==> flow/design.v <==
module ALU(
	input[31:0] SrcA,
	input[31:0] SrcB,
	input[3:0] ALUOp,
	output reg[31:0] ALUResult,
	output reg[3:0] ALUFlags
	);
	always @ (*)
	begin
		ALUFlags = 4'b0000;
		if(SrcA == SrcB)
			ALUFlags[2] = 1'b1;
		case(ALUOp)
			4'b0010:
			begin
				ALUResult = SrcA - SrcB;
			end
			4'b0100:
			begin
				ALUResult = SrcA + SrcB;
			end
			4'b1010:
			begin
				ALUResult = SrcA - SrcB;
			end
			4'b1101:
			begin
				ALUResult = SrcB;
			end
			default:
			begin
				ALUResult = 32'h00000000;
			end
		endcase
	end
endmodule
module Extend(  
	input[23:0] in,
	input[1:0] ImmSrc,
	output reg[31:0] ExtImm
	);
	integer i;
	always @ (*)
	begin
		case(ImmSrc  )
		  2'b00:
		begin
			ExtImm[7:0] = in[7:0];
			for(i=8; i<32; i=i+1)
				ExtImm[i] = in[7];
		end
		  2'b01:
		begin
			ExtImm[11:0] = in[11:0];
			for(i=12; i<32; i=i+1)
				ExtImm[i] = 'b0;
		end
		  2'b10:
		begin
			ExtImm[1:0] = 2'b00;
			ExtImm[25:2] = in[23:0];
			for(i=26; i<32; i=i+1)
				ExtImm[i] = in[23];
		end
		default:
			ExtImm = 'h00000000;
		endcase
	end
endmodule
module RegisterFile(
	input clk, 
	input reset, 
	input we,
	input[1:0] RegSrc,
	input[3:0] addr1,
	input[3:0] addr2,
	input[3:0] addr3,
	input[3:0] waddr,
	input[31:0] wdata,
	input[31:0] pcin,
	output reg[31:0] data1,
	output reg[31:0] data2,
	output reg[31:0] data3,
	output[31:0] pcout
	);
	reg[31:0] registers[15:0];
	integer idx;
	assign pcout = registers[15];
	always @ (posedge clk)
	begin
		if (reset)
		begin
			for(idx=0; idx<=15; idx=idx+1) begin
				registers[idx] <= 'h00000000;
			end
		end
		else  
		begin
			if(  we)
			begin
				if(RegSrc[0] != 1'b1)
					registers[waddr] <= wdata;
				else
					registers[14] <= registers[15] + 'd4;
			end
			if(  waddr != 4'b1111 || RegSrc[0] == 1'b1 || we == 1'b0)
				registers[15] <= pcin;
		end
	end
	always @ (*)
	begin
		begin
			if(  addr1 == 15)
			begin
				data1 = registers[15] + 32'd8;
			end
			else
			begin
				data1 = registers[addr1];
			end
			if(  addr2 == 15)
			begin
				data2 = registers[15] + 32'd8;
			end
			else
			begin
				if (  RegSrc[1] == 1'b0)
					data2 = registers[addr2];
				else
					data2 = registers[waddr];
			end
			if(  addr3 == 15)
			begin
				data3 = registers[15] + 32'd8;
			end
			else
			begin
				data3 = registers[addr3];
			end
		end
	end
endmodule
module Decoder (
	input[1:0] op,
	input[5:0] funct,
	output reg MemtoReg,
	output reg ALUSrc,
	output reg[1:0] ImmSrc,
	output reg[1:0] RegSrc,
	output reg[3:0] ALUOp,
	output reg Svalue
	);
	always @(*)
	begin
		case (op)
			2'b00:
			begin
				MemtoReg = 1'b0;
				ALUOp = funct[4:1];
				Svalue = funct[0];
				if(funct[5] == 1'b1)
				begin
					ALUSrc = 1'b1;
					ImmSrc = 2'b00;  
					RegSrc = 2'b00;
				end
				else
				begin
					ALUSrc = 1'b0;
					ImmSrc = 2'b00;
					RegSrc = 2'b00;
				end
			end
			2'b01:
			begin
				MemtoReg = 1'b1;
				ALUOp = (funct[3] == 1'b1) ? 4'b0100 : 4'b0010;
				Svalue = 1'b0;
				if(funct[5] == 1'b0)
				begin
					ALUSrc = 1'b1;
					ImmSrc = 2'b01;
					RegSrc = 2'b00;
				end
				else 
				begin
					ALUSrc = 1'b0;
					ImmSrc = 2'b01;
					RegSrc = 2'b00;				
				end
			end
			2'b10:
			begin
				MemtoReg = 1'b0;
				ALUOp = 4'b0100;
				Svalue = 1'b0;
				ALUSrc = 1'b1;
				ImmSrc = 2'b10;
				RegSrc = 2'b01;
			end
			default:
			begin
				MemtoReg = 1'b0;
				ALUOp = 4'b0000;
				Svalue = 1'b0;
				ALUSrc = 1'b0;
				ImmSrc = 2'b00;
				RegSrc = 2'b00;
			end
		endcase
	end
endmodule
module ConditionalLogic (
	input clk,
	input reset,
	input[1:0] op,
	input[5:0] funct,
	input[3:0] cond,
	input[3:0] ALUFlags,
	output reg PCSrc,
	output reg RegWrite,
	output reg MemWrite
	);
	reg condEx;
	reg Zero;
	always @(posedge clk)
	begin
		if (reset)
			Zero <= 1'b0;
		else if (op == 2'b00 && funct[4:1] == 4'b1010 && condEx == 1'b1)
			Zero <= ALUFlags[2];
	end
	always @(*)
	begin
		case(cond)
			4'b0000: condEx = (Zero == 1'b1) ? 1'b1 : 1'b0;
			4'b0001: condEx = (Zero == 1'b0) ? 1'b1 : 1'b0;
			default: condEx = 1'b1;
		endcase
	end
	always @(*)
	begin
		case(op)
			2'b00: 
			begin
				PCSrc = 1'b0;
				MemWrite = 1'b0;
				if(condEx == 1'b1)
					RegWrite = (funct[4:1] == 4'b0010 || funct[4:1] == 4'b0100 || funct[4:1] == 4'b1101) ? 1'b1 : 1'b0;
				else
					RegWrite = 1'b0;
			end
			2'b01:
			begin
				PCSrc = 1'b0;
				if(condEx == 1'b1)
				begin
					MemWrite = ~funct[0];
					RegWrite = funct[0];
				end
				else
				begin
					MemWrite = 1'b0;
					RegWrite = 1'b0;
				end
			end
			2'b10:
			begin
				MemWrite = 1'b0;
				if(condEx == 1'b1)
				begin
					PCSrc = 1'b1;
					RegWrite = (funct[4] == 1'b1) ? 1'b1 : 1'b0;
				end
				else
				begin
					PCSrc = 1'b0;
					RegWrite = 1'b0;
				end
			end
			default:
			begin
				PCSrc = 1'b0;
				MemWrite = 1'b0;
				RegWrite = 1'b0;
			end
		endcase
	end
endmodule
module ControlUnit(
	input clk,
	input reset,
	input[3:0] ALUFlags,
	input[3:0] cond,
	input[1:0] op,
	input[5:0] funct,
	output[3:0] ALUOp,
	output[1:0] ImmSrc,
	output[1:0] RegSrc,
	output PCSrc,
	output RegWrite,
	output MemWrite,
	output MemtoReg,
	output ALUSrc,
	output Svalue
	);
	Decoder _decoder(
		.op			(op),
		.funct		(funct),
		.MemtoReg	(MemtoReg),
		.ALUSrc		(ALUSrc),
		.ImmSrc		(ImmSrc),
		.RegSrc		(RegSrc),
		.ALUOp 		(ALUOp),
		.Svalue		(Svalue));
	ConditionalLogic _conditional(
		.clk		(clk),
		.reset		(reset),
		.op			(op),
		.funct		(funct),
		.cond		(cond),
		.ALUFlags	(ALUFlags),
		.PCSrc		(PCSrc),
		.RegWrite	(RegWrite),
		.MemWrite	(MemWrite));
endmodule
module ARMProcessor(
	input clk,
	input reset,
	output[31:0] pc,
	input[31:0] inst,
	input nIRQ,
	output[3:0] be,
	output[31:0] memaddr,
	output memwrite,
	output memread,
	output[31:0] writedata,
	input[31:0] readdata
	);
	assign pc = pctmp;
	assign be = 4'b1111;  
	wire[3:0] ReadAddr1, ReadAddr2, WriteAddr;
	wire[31:0] ReadData1, ReadData2, ReadData3;
	wire[31:0] Result, ExtImm, SrcB, ALUResult, PCPlus4, PCBranch, pctmp;
	wire[3:0] ALUOp, ALUFlags;
	wire[1:0] RegSrc, ImmSrc;
	wire PCSrc, RegWrite, MemWrite, MemtoReg, ALUSrc, Svalue;
	wire[31:0] NextPC;
	assign ReadAddr1 = inst[19:16];
	assign ReadAddr2 = inst[3:0];
	assign WriteAddr = inst[15:12];
	assign memaddr = ALUResult;
	assign memwrite = MemWrite;
	assign memread = 'b1;
	assign writedata = ReadData3;
	assign SrcB = (ALUSrc == 1'b0) ? ReadData2 : ExtImm;
	assign Result = (MemtoReg == 1'b0) ? ALUResult : readdata;
	assign PCPlus4 = pctmp + 32'd4;
	assign PCBranch = pctmp + ExtImm + 32'd8;
	assign NextPC = (PCSrc == 1'b0) ? PCPlus4 : PCBranch;
	ControlUnit _ControlUnit(
			.clk(clk),
			.reset(reset),
			.ALUFlags(ALUFlags), 
			.cond(inst[31:28]), 
			.op(inst[27:26]), 
			.funct(inst[25:20]), 
			.ALUOp(ALUOp), 
			.ImmSrc(ImmSrc), 
			.RegSrc(RegSrc),  
			.PCSrc(PCSrc), 
			.RegWrite(RegWrite), 
			.MemWrite(MemWrite), 
			.MemtoReg(MemtoReg), 
			.ALUSrc(ALUSrc), 
			.Svalue(Svalue)
	);
	RegisterFile _RegisterFile( 
			.clk(clk), 
			.reset(reset), 
			.we(RegWrite), 
			.RegSrc(RegSrc), 
			.addr1(ReadAddr1), 
			.addr2(ReadAddr2), 
			.addr3(WriteAddr),
			.waddr(WriteAddr), 
			.wdata(Result), 
			.pcin(NextPC), 
			.data1(ReadData1), 
			.data2(ReadData2), 
			.data3(ReadData3), 
			.pcout(pctmp)
	);
	Extend _Extend( 
		.in(inst[23:0]), 
		.ImmSrc(ImmSrc), 
		.ExtImm(ExtImm) 
	);
	ALU _ALU( 
		.SrcA(ReadData1), 
		.SrcB(SrcB), 
		.ALUOp(ALUOp), 
		.ALUFlags(ALUFlags), 
		.ALUResult(ALUResult) 
	); 
endmodule
# Reports on ARMProcessor

Tool output for the design above, in the order of the flow.
Lines are those of the file above, counted from 1.
Operators: Yosys type, input widths -> output width; for muxes data width and select width s.
Cell names lack the library's common part.
A cell with - has no value.

Top: ARMProcessor
Clock port: clk
Cell library: sky130hd
Library corner: tt_025C_1v80

# After elaboration

Yosys after proc, flatten, opt, wreduce and memory -nomap, before mapping. Enables and synchronous resets that opt folds into registers are not counted as muxes. Memory bits, and registers merged into a memory's read port (data or address), are not among the register bits. Print and check cells are not counted. Equal cells are merged and count once.
Yosys's memory passes give these memory sizes; they may raise the number of words (mostly to a power of two), join words into wider ones and drop unused or constant bits.

Register bits after elaboration: 1
RAM bits: 512
Memories: 1
Input port bits: 67
Output and inout port bits: 102

Add/subtract/negate cells: 6
Equal/unequal tests: 18
Muxes and demuxes: 72
Bitwise logic cells: 4
Reduce/logical cells: 12

Memory list:

| name                    | words | bits a word | RTL line | source |
| _RegisterFile.registers | 16    | 32          | 86       | `reg[31:0] registers[15:0];` |

Operators with widths:

| kind                  | count |
| $mux 32               | 17 |
| $pmux 32 s3           | 1 |
| $add 32x32->32        | 2 |
| $add 32x4->32 const B | 2 |
| $add 32x3->32 const B | 1 |
| $sub 32x32->32        | 1 |
| $eq 32x32->1          | 1 |
| $pmux 1 s2            | 16 |
| $eq 4x4->1 const B    | 7 |
| $mux 1                | 25 |
| $pmux 1 s3            | 5 |
| $pmux 6 s2            | 1 |
| $pmux 4 s3            | 1 |
| $mux 4                | 3 |
| $eq 4x2->1 const B    | 2 |
| $eq 4x3->1 const B    | 2 |
| $reduce_or 2->1       | 3 |
| $logic_or 1x1->1      | 4 |
| $eq 2x1->1 const B    | 2 |
| $eq 2x2->1 const B    | 2 |
| $logic_not 2->1       | 2 |
| $eq 4x1->1 const B    | 1 |
| $ne 4x4->1 const B    | 1 |
| $logic_not 4->1       | 1 |
| $pmux 2 s2            | 1 |
| $mux 3                | 1 |
| $or 1x1->1            | 2 |
| $logic_and 1x1->1     | 2 |

Other operator kinds: 2; their cells: 3.

# Longest topological paths

Depth = most cells in a row (Yosys ltp): at word level without a register or memory, in the mapped netlist without a sequential cell, where the memories' decode and read muxes count.

Depth in word-level cells: 12
ABC_AREA: 0
Mapped depth: 25
Mapped depth without buffers: 20

# After synthesis

Yosys stat after the flow's synthesis: flattened, memories mapped to cells. It holds for the ABC_AREA given above (unset counts as 0); a run with the other value may have another netlist.
Totals and module areas in this step are rounded.

Cell types:

| type     | count | total area (µm²) |
| edfxtp_1 | 512   | 1.54E+04 |
| mux4_2   | 352   | 7.93E+03 |
| nor2_1   | 503   | 1.89E+03 |
| ha_1     | 132   | 1.65E+03 |
| mux2i_1  | 102   | 1.02E+03 |
| nand2_1  | 234   | 878.342 |
| o21ai_0  | 165   | 825.792 |
| a21oi_1  | 135   | 675.648 |
| clkbuf_1 | 179   | 671.894 |
| xnor2_1  | 58    | 507.987 |
| mux2_2   | 37    | 416.65 |
| o211ai_1 | 55    | 412.896 |
| o22ai_1  | 61    | 381.616 |
| xor2_1   | 40    | 350.336 |
| buf_2    | 69    | 345.331 |
| nor3_1   | 64    | 320.307 |
| o221ai_1 | 35    | 306.544 |
| inv_1    | 81    | 304.042 |

Other cell types: 90; their cells: 641.

Cells in the netlist: 3455
Mapped area: 39300 µm²
Mapped flip-flops: 513

By module: a second synthesis without flattening, with its own total; a netlist apart from the flattened one above.

Cells (unflattened synthesis): 3618
Area (unflattened synthesis): 41600 µm²

Rows give one instance, submodules left out.

By module:

| module           | instances | cells | area (µm²) |
| RegisterFile     | 1         | 2358  | 32900 |
| ALU              | 1         | 630   | 4090 |
| ARMProcessor     | 1         | 529   | 4000 |
| Extend           | 1         | 60    | 360 |
| ConditionalLogic | 1         | 24    | 209 |
| Decoder          | 1         | 17    | 104 |
| ControlUnit      | 1         | 0     | 0.0 |

# Path before layout

OpenSTA on the mapped netlist: ideal clock, no wires. The path of least setup slack (recovery checks aside). Input and output delay are each 20% of the period. Register names are those of the netlist, which keeps one name where synthesis merged equal registers.

Path kind: input to output
Start: in inst[16]
End: out memaddr[28]
Period: 9.0 ns
External input delay: 1.800 ns
Time at the first pin: 1.800 ns
Arrival: 6.500 ns
Required time: 7.200 ns
Setup slack: 0.700 ns
Path delay: 4.700 ns
Driving pins on the path: 18
Period reached after synthesis: 8.3 ns

"path delay" is the arrival time less input delay plus setup time.
A path that ends at an output port has no setup time.
"driving pins on the path" counts driving pins, that of a launching flip-flop among them; a cell with two outputs on the path counts twice.
"period reached after synthesis" is the clock period less the worst setup slack; recovery checks do not enter. This is arithmetic on one report: input and output delays are still those of the set period (20% each).
Between the ends stands the longest chain of elaborated cells between them, by number of cells; it is not shown to be the way that was timed. Of several equally long chains one is given.
Each line given opens the expression or statement behind the cell; cells for indexed reads and writes are added by Yosys, which also makes memories of some case tables.
A memory read counts as a cell of the chain, while the word-level depth stops at memories.

Cells stage by stage: buf_2 buf_1 clkbuf_1 mux4_2 mux2_2 o221ai_1 ha_1 inv_1 fa_1 a21o_1 a311o_1 a21oi_4 a211oi_1 or2_1 o41ai_1 xnor2_1 o22ai_2 a21o_1
Length of the longest elaborated chain: 4

Ends and longest elaborated chain, post-synthesis:

| what           | RTL line | source |
| from (decl)    | 331      | `input[31:0] inst,` |
| $mem_v2 16x32  | 86       | `reg[31:0] registers[15:0];` |
| $mux 32        | 113      | `if( addr1 == 15)` |
| $sub 32x32->32 | 16       | `ALUResult = SrcA - SrcB;` |
| $pmux 32 s3    | 13       | `case(ALUOp)` |
| to (decl)      | 334      | `output[31:0] memaddr,` |

# Worst path after layout

Path of least setup slack in the final report of stored run 1 (OpenROAD, finished layout, wires in). Where an end is a register, its clock arrival counts in the times.

Path kind: input to output
Start: in inst[0]
End: out memaddr[29]
Period: 7.95 ns
External input delay: 1.59 ns
Time at the first pin: 1.59 ns
Arrival: 6.14 ns
Required time: 6.36 ns
Setup slack: 0.22 ns
Driving pins on the path: 22

Between the ends stands the longest chain of elaborated cells between them, by number of cells; it is not shown to be the way that was timed. Of several equally long chains one is given.
A memory read counts as a cell of the chain, while the word-level depth stops at memories.

Cells stage by stage: clkbuf_16 buf_4 buf_16 buf_4 mux4_2 mux4_2 o21ai_2 nor2_1 a21oi_2 buf_4 ha_4 nand3_4 a21o_1 a21o_1 a211oi_2 a211oi_2 buf_4 o41a_1 o41ai_4 mux2i_2 or3_4 buf_6
Length of the longest elaborated chain: 6

Ends and longest elaborated chain, after layout:

| what           | RTL line | source |
| from (decl)    | 331      | `input[31:0] inst,` |
| $mem_v2 16x32  | 86       | `reg[31:0] registers[15:0];` |
| $mux 32        | 127      | `if ( RegSrc[1] == 1'b0)` |
| $mux 32        | 121      | `if( addr2 == 15)` |
| $mux 32        | 356      | `assign SrcB = (ALUSrc == 1'b0) ? ReadData2 : ExtImm;` |
| $sub 32x32->32 | 16       | `ALUResult = SrcA - SrcB;` |
| $pmux 32 s3    | 13       | `case(ALUOp)` |
| to (decl)      | 334      | `output[31:0] memaddr,` |

FLOW RESULTS
============

Flow measurements of ARMProcessor on sky130hd: 3 stored runs with different settings, listed in no order. Input and output delays are each 20% of the period that was set; the output load is 0.01 pF.
"clock period achieved" is the run's clock period less its worst setup slack. It is reckoned from that one timing run; input and output delays stay at 20% of the period that was set.
"worst path time" = time allowed to the worst setup path (clock period - input delay - output delay, where it has them) - its slack; a late launch clock adds to it, a late capture clock takes from it.
"power": no workload was simulated; the value follows from the tool's default switching activity.
Values from the reports are rounded here.
Among the settings, . means not set for that run.

| setting or result                         | stored run 1    | stored run 2    | stored run 3    |
| CORE_UTILIZATION                          | 53              | 40              | 40              |
| SETUP_SLACK_MARGIN                        | 2.5             | 2.5             | 2.5             |
| period_ns                                 | 7.95            | 9.0             | 9.0             |
| CAP_MARGIN                                | 20              | 15              | 20              |
| CORE_MARGIN                               | 2               | 2               | 2               |
| SLEW_MARGIN                               | 20              | 20              | 20              |
| CELL_PAD_IN_SITES_GLOBAL_PLACEMENT        | .               | 2               | .               |
| CTS_CLUSTER_DIAMETER                      | .               | 169             | .               |
| GPL_ROUTABILITY_DRIVEN                    | .               | 0               | .               |
| MAX_ROUTING_LAYER                         | .               | met4            | .               |
| die outline area (µm²)                    | 76300           | 101000          | 101000          |
| total negative slack on setup checks (ns) | 0.000           | 0.000           | 0.000           |
| post-synthesis cell area (µm²)            | 39300           | 39300           | 39300           |
| post-layout utilization                   | 0.69            | 0.514           | 0.517           |
| power (µW)                                | 9990            | 8890            | 8810            |
| smallest hold slack (ns)                  | 0.544           | 0.526           | 0.534           |
| lowest setup slack (ns)                   | 0.222           | 0.914           | 1.08            |
| worst path time (ns)                      | 4.55            | 4.49            | 4.32            |
| class of the worst setup path             | input to output | input to output | input to output |
| clock period achieved (ns)                | 7.728           | 8.086           | 7.922           |
| standard-cell area after layout (µm²)     | 50500           | 49800           | 50100           |
